==> flow/design.v <==
module cordic_stage 	(input [15:0] x,
			input [15:0] y,
			input [15:0]z,
			input mode,
			input reset,
			input clock,
			input [2:0] stage,
			output reg [15:0] x_out,
			output reg [15:0] y_out,
			output reg [15:0] z_out,
			output reg mode_out,
			output [2:0] stage_out);
		reg [15:0] atan;
		always @*
		begin
			case (stage) 
				3'b000 : atan = 16'b0_0000000_11001001;
				3'b001 : atan = 16'b0_0000000_01110110;
				3'b010 : atan = 16'b0_0000000_00111110;
				3'b011 : atan = 16'b0_0000000_00011111;
				3'b100 : atan = 16'b0_0000000_00001111;
				3'b101 : atan = 16'b0_0000000_00000111;
				3'b110 : atan = 16'b0_0000000_00000011;
				3'b111 : atan = 16'b0_0000000_00000001;
			endcase
		end
		assign stage_out = stage + 1;
		always @(posedge clock or negedge reset)
		begin
			if (~reset)
			begin
				x_out <= 0;
				y_out <= 0;
				z_out <= 0;
				mode_out <= 0;
			end
			else
			begin
				mode_out <= mode;
				if (mode == 0)
				begin
					if (z[15] == 0)
					begin
						case (x[15]^y[15])
							1'b0 : x_out <= (x[14:0] > (y[14:0] >> stage) ) ? 
									{x[15], x[14:0] - (y[14:0] >> stage)} :
									{~x[15],(y[14:0] >> stage) - x[14:0]}; 
							1'b1 : x_out <= {x[15], x[14:0] + (y[14:0] >> stage)};
						endcase
						case (x[15]^y[15])
							1'b1 : y_out <= (y[14:0] > (x[14:0] >> stage) ) ? 
									{y[15], y[14:0] - (x[14:0] >> stage)} :
									{~y[15],(x[14:0] >> stage) - y[14:0]}; 
							1'b0 : y_out <= {y[15], y[14:0] + (x[14:0] >> stage)};
						endcase
						z_out <= (z[14:0] > atan[14:0]) ? z - atan : {~z[15],atan[14:0] - z[14:0]};
					end
					else
					begin
						case (x[15]^y[15])
							1'b1 : x_out <= (x[14:0] > (y[14:0] >> stage) ) ? 
									{x[15], x[14:0] - (y[14:0] >> stage)} :
									{~x[15],(y[14:0] >> stage) - x[14:0]};
							1'b0 : x_out <= {x[15], x[14:0] + (y[14:0] >> stage)};
						endcase
						case (x[15]^y[15])
							1'b0 : y_out <= (y[14:0] > (x[14:0] >> stage) ) ? 
									{y[15], y[14:0] - (x[14:0] >> stage)} :
									{~y[15],(x[14:0] >> stage) - y[14:0]};
							1'b1 : y_out <= {y[15], y[14:0] + (x[14:0] >> stage)};
						endcase
						z_out <= (z[14:0] > atan[14:0]) ? z - atan : {~z[15],atan[14:0] - z[14:0]};
					end
				end
				else
				begin
					if (y[15] == 1)
					begin
						case (x[15]^y[15])
							1'b0 : x_out <= (x[14:0] > (y[14:0] >> stage) ) ? 
									{x[15], x[14:0] - (y[14:0] >> stage)} :
									{~x[15],(y[14:0] >> stage) - x[14:0]};
							1'b1 : x_out <= {x[15], x[14:0] + (y[14:0] >> stage)};
						endcase
						case (x[15]^y[15])
							1'b1 : y_out <= (y[14:0] > (x[14:0] >> stage) ) ? 
									{y[15], y[14:0] - (x[14:0] >> stage)} :
									{~y[15],(x[14:0] >> stage) - y[14:0]}; 
							1'b0 : y_out <= {y[15], y[14:0] + (x[14:0] >> stage)};
						endcase
						case (z[15])
							1'b0 : z_out <= (z[14:0] > atan[14:0]) ? 
									{z[15], z[14:0] - atan[14:0]} :
									{~z[15],atan[14:0] - z[14:0]};
							1'b1 : z_out <= {z[15], z[14:0] + atan[14:0]};
						endcase
					end
					else
					begin
						case (x[15]^y[15])
							1'b1 : x_out <= (x[14:0] > (y[14:0] >> stage) ) ? 
									{x[15], x[14:0] - (y[14:0] >> stage)} :
									{~x[15],(y[14:0] >> stage) - x[14:0]};
							1'b0 : x_out <= {x[15], x[14:0] + (y[14:0] >> stage)};
						endcase
						case (x[15]^y[15])
							1'b0 : y_out <= (y[14:0] > (x[14:0] >> stage) ) ? 
									{y[15], y[14:0] - (x[14:0] >> stage)} :
									{~y[15],(x[14:0] >> stage) - y[14:0]};
							1'b1 : y_out <= {y[15], y[14:0] + (x[14:0] >> stage)};
						endcase
						case (z[15])
							1'b1 : z_out <= (z[14:0] > atan[14:0]) ? 
									{z[15], z[14:0] - atan[14:0]} :
									{~z[15],atan[14:0] - z[14:0]}; 
							1'b0 : z_out <= {z[15], z[14:0] + atan[14:0]};
						endcase
					end
				end
			end
		end
endmodule
module cordic 	(input op_mode,
		input [15:0] x_coordinate,
		input [15:0] y_coordinate,
		input [15:0] rotate_amount,
		input clock,
		input reset,
		output reg [15:0] x_or_phase_out,
		output reg [15:0] y_or_size_out
		);
		reg [15:0] x_in;
		reg [15:0] y_in;
		reg [15:0] z_in;
		reg mode_in;
		wire [15:0] connections_x [7:0];
		wire [15:0] connections_y [7:0];
		wire [15:0] connections_z [7:0];
		wire connections_mode [7:0];
		wire [2:0] connections_stage [7:0];
		wire [15:0] outx;
		wire [15:0] outy;
		wire [15:0] outz;
		wire [32:0] holderx;
		wire [14:0] divx;
		wire [14:0] divy;
		wire [32:0] holdery;
		assign outx = connections_x[7];
		assign outy = connections_y[7];
		assign outz = connections_z[7];
		assign holderx = outx[14:0];
		assign divx = (holderx << 8) / 15'b00000001_10100101;
		assign holdery = outy[14:0];
		assign divy = (holdery << 8) / 15'b00000001_10100101;
		always @(posedge clock or negedge reset)
		begin
			if (~reset)
			begin
				x_in <= 0;
				y_in <= 0;
				z_in <= 0;
				x_or_phase_out <= 0;
				y_or_size_out <= 0;
			end
			else
			begin
				mode_in <= op_mode;
				if (connections_mode[7] == 0)
				begin
					x_or_phase_out <= {outx[15], divx};
					y_or_size_out <= {outy[15], divy};
				end
				else
				begin
					y_or_size_out <= {outx[15], divx};
					x_or_phase_out <= outz;
				end
				if(op_mode == 0)
				begin
					if (rotate_amount[14:0] <= (15'b0000011_00100100 >> 1))
					begin
						z_in <= rotate_amount;
						x_in <= x_coordinate;
						y_in <= y_coordinate;
					end
					else
					begin
						if (rotate_amount[15] == 1)
						begin
							x_in <= y_coordinate;
							y_in <= {~x_coordinate[15],x_coordinate[14:0]};
							z_in <= {rotate_amount[15],rotate_amount[14:0] - (15'b0000011_00100100 >> 1)};
						end
						else
						begin
							y_in <= x_coordinate;
							x_in <= {~y_coordinate[15],y_coordinate[14:0]};
							z_in <= rotate_amount - (16'b0_0000011_00100100>>1);
						end
					end
				end
				else
				begin
					if (x_coordinate[15] == 0)
					begin
						z_in <= 0;
						x_in <= x_coordinate;
						y_in <= y_coordinate;
					end
					else
					begin
						if (y_coordinate[15] == 0)
						begin
							x_in <= y_coordinate;
							y_in <= {~x_coordinate[15],x_coordinate[14:0]};
							z_in <= (16'b0_0000011_00100100 >> 1);
						end
						else
						begin
							y_in <= x_coordinate;
							x_in <= {~y_coordinate[15],y_coordinate[14:0]};
							z_in <= 16'b1_0000001_10010010;  
						end
					end
				end
			end
		end
		wire [2:0] gnd;
		assign gnd = 0;
		cordic_stage s0 (x_in, y_in, z_in, mode_in, reset, clock, gnd,
				 connections_x[0], connections_y[0], connections_z[0], connections_mode[0], connections_stage[0]);
		genvar i;
		generate
			for (i = 1; i < 8; i = i + 1) begin : stages
				cordic_stage  s0 (connections_x[i - 1],
							connections_y[i - 1],
							connections_z[i - 1],
							connections_mode[i - 1],
							reset,
							clock,
							connections_stage[i - 1],
							connections_x[i], 
							connections_y[i],
							connections_z[i],
							connections_mode[i],
							connections_stage[i]);
			end
		endgenerate
endmodule
# Tool chain data of cordic
# Tool output for the design above, in the order of the flow.
# Lines are those of the file above, counted from 1.
# Operators: Yosys type, input widths -> output width; for muxes data width and select width s.
# Not given: -
# design
top_module	cordic
clock_port	clock
lib	sky130hd
pvt_corner	tt_025C_1v80

# Elaborated design
# Source: Yosys, flattened and elaborated. Widths are those after wreduce; folded enables and synchronous resets count as part of the registers. Registers that Yosys merges into a memory's read port (data or address) are not register bits. Print and check cells do not count. Equal cells are merged and count once.
# Yosys's memory passes give these memory sizes; they may raise the number of words (mostly to a power of two), join words into wider ones and drop unused or constant bits.
# bits
ramBits	0
romBits	512
register_bits	473
latchBits	0
clocked_rd_ports_x_width	0
inputBits	51
out_inout_bits	32
elab_cells	395
n_memories	8
# memory_table
memory	words	width	read_ports	write_ports	line_no	text
(no name shown)	8	8	1	0	16	case (stage)
(no name shown)	8	8	1	0	16
(no name shown)	8	8	1	0	16
(no name shown)	8	8	1	0	16
(no name shown)	8	8	1	0	16
(no name shown)	8	8	1	0	16
# Memories not listed: 2.
# op_classes
add_sub_neg	79
n_eq	0
mux	201
shift	0
reduce_and_logical	0
logic	42
compare	25
div	2
mul	0
# op_table
operator	n
$mux 16	137
$pmux 16 s2	64
$div 23x9->33 const B	2
$sub 15x15->15	18
$gt 15x15->1	10
$add 15x15->15	9
$sub 16x16->16	8
$not 1->1	34
$sub 10x15->15	2
$sub 11x15->15	2
$sub 12x15->15	2
$sub 13x15->15	2
$sub 14x15->15	2
$add 15x10->15	2
$sub 15x10->15	2
$gt 15x10->1	2
$add 15x11->15	2
$sub 15x11->15	2
$gt 15x11->1	2
$add 15x12->15	2
$sub 15x12->15	2
$gt 15x12->1	2
$add 15x13->15	2
$sub 15x13->15	2
$gt 15x13->1	2
$add 15x14->15	2
$sub 15x14->15	2
$gt 15x14->1	2
# Not listed: further kinds 12, cells in them 27.

# Logic depth
# Yosys ltp: most cells in a row. Word level: on the elaborated netlist, between registers, memories and ports. Mapped: between sequential cells and ports; inverters and the memories' decode and read muxes count.
# logic_depth
depth_word	5
abc_area	1
mapped_depth	119
mapped_depth_nobuf	114

# Netlist
# Source: synth_stat.txt of the flow (Yosys; design flattened, memories mapped). It holds for the ABC_AREA given above (unset counts as 0); a run with the other value may have another netlist.
# mapped
ff_cells	472
area_um2	58193.3
buf_cells	213
stdcells	8698
seq_area_um2	11816.3
# by_type
cell_type	n
sky130_fd_sc_hd__dfrtp_1	471
sky130_fd_sc_hd__ha_1	559
sky130_fd_sc_hd__nand2_1	1827
sky130_fd_sc_hd__inv_1	1223
sky130_fd_sc_hd__xor2_1	378
sky130_fd_sc_hd__o21ai_0	625
sky130_fd_sc_hd__a21oi_1	581
sky130_fd_sc_hd__nor2_1	753
sky130_fd_sc_hd__nand3_1	544
sky130_fd_sc_hd__nand2_2	212
sky130_fd_sc_hd__nand2_4	83
sky130_fd_sc_hd__fa_1	45
sky130_fd_sc_hd__clkbuf_1	181
sky130_fd_sc_hd__o31ai_1	84
sky130_fd_sc_hd__nand4_1	100
sky130_fd_sc_hd__nor3_1	117
sky130_fd_sc_hd__o211ai_1	64
sky130_fd_sc_hd__o21bai_1	57
# Not listed: further types 72, cells in them 794.

# Path before layout
# Path of least setup slack by OpenSTA after synthesis, without wires, with an ideal clock, recovery checks aside; 20% of the period is set as input and as output delay. Where synthesis merged equal registers, the netlist keeps one of their names.
# synth_path
path_type	reg-to-reg
start	reg stages[7].s0.x_out[7]
end	reg y_or_size_out[0]
t_required_ns	15.884
arrival_ns	11.277
path_stages	107
tclk_ns	16.0
setup_ns	0.116
path_delay_ns	11.393
setup_slack_ns	4.607
period_less_setup_slack_ns	11.393
# "path_delay_ns" is the arrival time less input delay plus setup time.
# "path_stages" counts driving pins, that of a launching flip-flop among them; a cell with two outputs on the path counts twice.
# "period_less_setup_slack_ns" is the clock period less the worst setup slack; recovery checks do not enter. This is arithmetic on one report: input and output delays are still those of the set period (20% each).
# The rows between start and end are the longest chain of elaborated cells between them; the timing report does not say that the signal goes this way. Where chains are equally long, one stands for them.
# Each line given opens the expression or statement behind the cell; cells for indexed reads and writes are added by Yosys, which also makes memories of some case tables.
# A register here has more assigning lines than the two given.
# synth_via
path_cell_list	sky130_fd_sc_hd__dfrtp_1 -> sky130_fd_sc_hd__o21ai_2 -> sky130_fd_sc_hd__nand2_2 -> sky130_fd_sc_hd__nand2_2 -> sky130_fd_sc_hd__nand2_2 -> sky130_fd_sc_hd__nand2_1 -> sky130_fd_sc_hd__nand2_1 -> sky130_fd_sc_hd__nor2_4 -> sky130_fd_sc_hd__nand2_4 -> sky130_fd_sc_hd__nand2_4 -> sky130_fd_sc_hd__nand2_4 -> sky130_fd_sc_hd__buf_12 -> sky130_fd_sc_hd__nand2_1 -> sky130_fd_sc_hd__nand3_2 -> sky130_fd_sc_hd__nand2_2 -> sky130_fd_sc_hd__nand2_2 -> sky130_fd_sc_hd__nand3_4 -> sky130_fd_sc_hd__nand2_4 -> [... 71 more ...] -> sky130_fd_sc_hd__buf_6 -> sky130_fd_sc_hd__ha_1 -> sky130_fd_sc_hd__nand3_1 -> sky130_fd_sc_hd__nand2_1 -> sky130_fd_sc_hd__nor2_1 -> sky130_fd_sc_hd__nand2_1 -> sky130_fd_sc_hd__nand2_1 -> sky130_fd_sc_hd__nand2_1 -> sky130_fd_sc_hd__nand2_1 -> sky130_fd_sc_hd__nand2_1 -> sky130_fd_sc_hd__nand2_1 -> sky130_fd_sc_hd__nand2_1 -> sky130_fd_sc_hd__nor2_1 -> sky130_fd_sc_hd__nand2_1 -> sky130_fd_sc_hd__nor2_1 -> sky130_fd_sc_hd__nand2_1 -> sky130_fd_sc_hd__nand2_1 -> sky130_fd_sc_hd__nand2_1
elab_chain_len	2
cells_between	2
cone_classes	div: 1; mux: 1
# synth_lines
element	line_no	text
from (decl)	8	output reg [15:0] x_out,
from (assign)	45	1'b0 : x_out <= (x[14:0] > (y[14:0] >> stage) ) ?
from (assign)	48	1'b1 : x_out <= {x[15], x[14:0] + (y[14:0] >> stage)};
$div 23x9->33	152	assign divx = (holderx << 8) / 15'b00000001_10100101;
$mux 16	168	if (connections_mode[7] == 0)
to (assign)	171	y_or_size_out <= {outy[15], divy};
to (assign)	175	y_or_size_out <= {outx[15], divx};
to (decl)	130	output reg [15:0] y_or_size_out

# Timing after layout
# From the final timing report of record 1: the path of least setup slack in the routed layout; clock arrival at registers is part of the times.
# layout_path
path_type	reg-to-reg
start	reg stages[7].s0.x_out[6]
end	reg x_or_phase_out[0]
setup_slack_ns	1.31
path_stages	102
arrival_ns	13.03
t_required_ns	14.34
setup_ns	0.11
tclk_ns	13.8
# The rows between start and end are the longest chain of elaborated cells between them; the timing report does not say that the signal goes this way. Where chains are equally long, one stands for them.
# A register here has more assigning lines than the two given.
# layout_via
path_cell_list	sky130_fd_sc_hd__dfrtp_1 -> sky130_fd_sc_hd__o21ai_2 -> sky130_fd_sc_hd__nand2_2 -> sky130_fd_sc_hd__nand2_2 -> sky130_fd_sc_hd__nand2_2 -> sky130_fd_sc_hd__nand2_1 -> sky130_fd_sc_hd__nand2_1 -> sky130_fd_sc_hd__nor2_4 -> sky130_fd_sc_hd__nand2_4 -> sky130_fd_sc_hd__nand2_4 -> sky130_fd_sc_hd__nand2_4 -> sky130_fd_sc_hd__nand2_1 -> sky130_fd_sc_hd__nand2_1 -> sky130_fd_sc_hd__inv_1 -> sky130_fd_sc_hd__nand2_2 -> sky130_fd_sc_hd__nand2_2 -> sky130_fd_sc_hd__nand3_4 -> sky130_fd_sc_hd__nand2_8 -> [... 66 more ...] -> sky130_fd_sc_hd__nand2_2 -> sky130_fd_sc_hd__nand2_4 -> sky130_fd_sc_hd__nand2_8 -> sky130_fd_sc_hd__ha_1 -> sky130_fd_sc_hd__nand3_1 -> sky130_fd_sc_hd__nand2_1 -> sky130_fd_sc_hd__nor2_1 -> sky130_fd_sc_hd__nor2_1 -> sky130_fd_sc_hd__nand2_1 -> sky130_fd_sc_hd__o21ai_0 -> sky130_fd_sc_hd__nand3_1 -> sky130_fd_sc_hd__nand2_1 -> sky130_fd_sc_hd__nor2_1 -> sky130_fd_sc_hd__nand2_1 -> sky130_fd_sc_hd__nor2_1 -> sky130_fd_sc_hd__nand2_1 -> sky130_fd_sc_hd__nand2_1 -> sky130_fd_sc_hd__nand2_1
elab_chain_len	2
cells_between	2
cone_classes	div: 1; mux: 1
# layout_lines
element	line_no	text
from (decl)	8	output reg [15:0] x_out,
from (assign)	45	1'b0 : x_out <= (x[14:0] > (y[14:0] >> stage) ) ?
from (assign)	48	1'b1 : x_out <= {x[15], x[14:0] + (y[14:0] >> stage)};
$div 23x9->33	152	assign divx = (holderx << 8) / 15'b00000001_10100101;
$mux 16	168	if (connections_mode[7] == 0)
to (assign)	170	x_or_phase_out <= {outx[15], divx};
to (assign)	176	x_or_phase_out <= outz;
to (decl)	129	output reg [15:0] x_or_phase_out,

cordic through Yosys and OpenROAD on sky130hd: 3 stored runs, unordered, with their settings and measured results. The constraints put input and output delay at 20% of the set period each and load the outputs with 0.01 pF.
"period_reached_ns" means the clock period less the worst setup slack. The figure is calculated, with input and output delays left at 20% of the set period.

Record 1, flow files:
==> flow/run.sh <==
#!/bin/bash
# the make line also repeats the synthesis and layout settings of config.mk as NAME=value (left out here)
make -C /OpenROAD-flow-scripts/flow DESIGN_CONFIG=/design/flow/config.mk WORK_HOME=/design/flow/orfs CLKGATE_MAP_FILE= finish
==> flow/config.mk <==
export PLATFORM = sky130hd
export DESIGN_NAME = cordic
export DESIGN_NICKNAME = cordic
export VERILOG_FILES = /design/flow/design.v
export SDC_FILE = /design/flow/constraint.sdc
export NUM_CORES = 4
export LEC_CHECK = 0
export ABC_AREA = 1
export CAP_MARGIN = 20
export CORE_MARGIN = 2
export CORE_UTILIZATION = 40
export SLEW_MARGIN = 20
==> flow/constraint.sdc <==
create_clock -name core_clock -period 13.8 [get_ports {clock}]
set_input_delay 2.7600 -clock core_clock [delete_from_list [all_inputs] [get_ports {clock}]]
set_output_delay 2.7600 -clock core_clock [all_outputs]
set_load 0.01 [all_outputs]

==> results of record 1, as CSV <==
result,value
finish.utilization_frac,0.438
period_reached_ns,12.487
finalCellArea_um2,63034.2
fin_ws_ns,1.313
die_footprint_um2,148549.0
holdWs_ns,0.443
synth_area_um2,58193.3

Record 2, flow files:
==> flow/run.sh <==
#!/bin/bash
# the make line also repeats the synthesis and layout settings of config.mk as NAME=value (left out here)
make -C /OpenROAD-flow-scripts/flow DESIGN_CONFIG=/design/flow/config.mk WORK_HOME=/design/flow/orfs CLKGATE_MAP_FILE= finish
==> flow/config.mk <==
export PLATFORM = sky130hd
export DESIGN_NAME = cordic
export DESIGN_NICKNAME = cordic
export VERILOG_FILES = /design/flow/design.v
export SDC_FILE = /design/flow/constraint.sdc
export NUM_CORES = 4
export LEC_CHECK = 0
export ABC_AREA = 1
export CAP_MARGIN = 20
export CELL_PAD_IN_SITES_DETAIL_PLACEMENT = 2
export CORE_ASPECT_RATIO = 0.86
export CORE_MARGIN = 2
export CORE_UTILIZATION = 27
export CTS_CLUSTER_SIZE = 22
export GPL_TIMING_DRIVEN = 0
export SLEW_MARGIN = 0
==> flow/constraint.sdc <==
create_clock -name core_clock -period 16.0 [get_ports {clock}]
set_input_delay 3.2000 -clock core_clock [delete_from_list [all_inputs] [get_ports {clock}]]
set_output_delay 3.2000 -clock core_clock [all_outputs]
set_load 0.01 [all_outputs]

Record 2: unfinished; error GRT-0116 in routing

Record 3, flow files:
==> flow/run.sh <==
#!/bin/bash
# the make line also repeats the synthesis and layout settings of config.mk as NAME=value (left out here)
make -C /OpenROAD-flow-scripts/flow DESIGN_CONFIG=/design/flow/config.mk WORK_HOME=/design/flow/orfs CLKGATE_MAP_FILE= finish
==> flow/config.mk <==
export PLATFORM = sky130hd
export DESIGN_NAME = cordic
export DESIGN_NICKNAME = cordic
export VERILOG_FILES = /design/flow/design.v
export SDC_FILE = /design/flow/constraint.sdc
export NUM_CORES = 4
export LEC_CHECK = 0
export ABC_AREA = 1
export CAP_MARGIN = 20
export CORE_MARGIN = 2
export CORE_UTILIZATION = 40
export SLEW_MARGIN = 20
==> flow/constraint.sdc <==
create_clock -name core_clock -period 16.0 [get_ports {clock}]
set_input_delay 3.2000 -clock core_clock [delete_from_list [all_inputs] [get_ports {clock}]]
set_output_delay 3.2000 -clock core_clock [all_outputs]
set_load 0.01 [all_outputs]

==> results of record 3, as CSV <==
result,value
finalCellArea_um2,62464.9
period_reached_ns,13.444
holdWs_ns,0.433
finish.utilization_frac,0.434
die_footprint_um2,148549.0
synth_area_um2,58193.3
fin_ws_ns,2.556
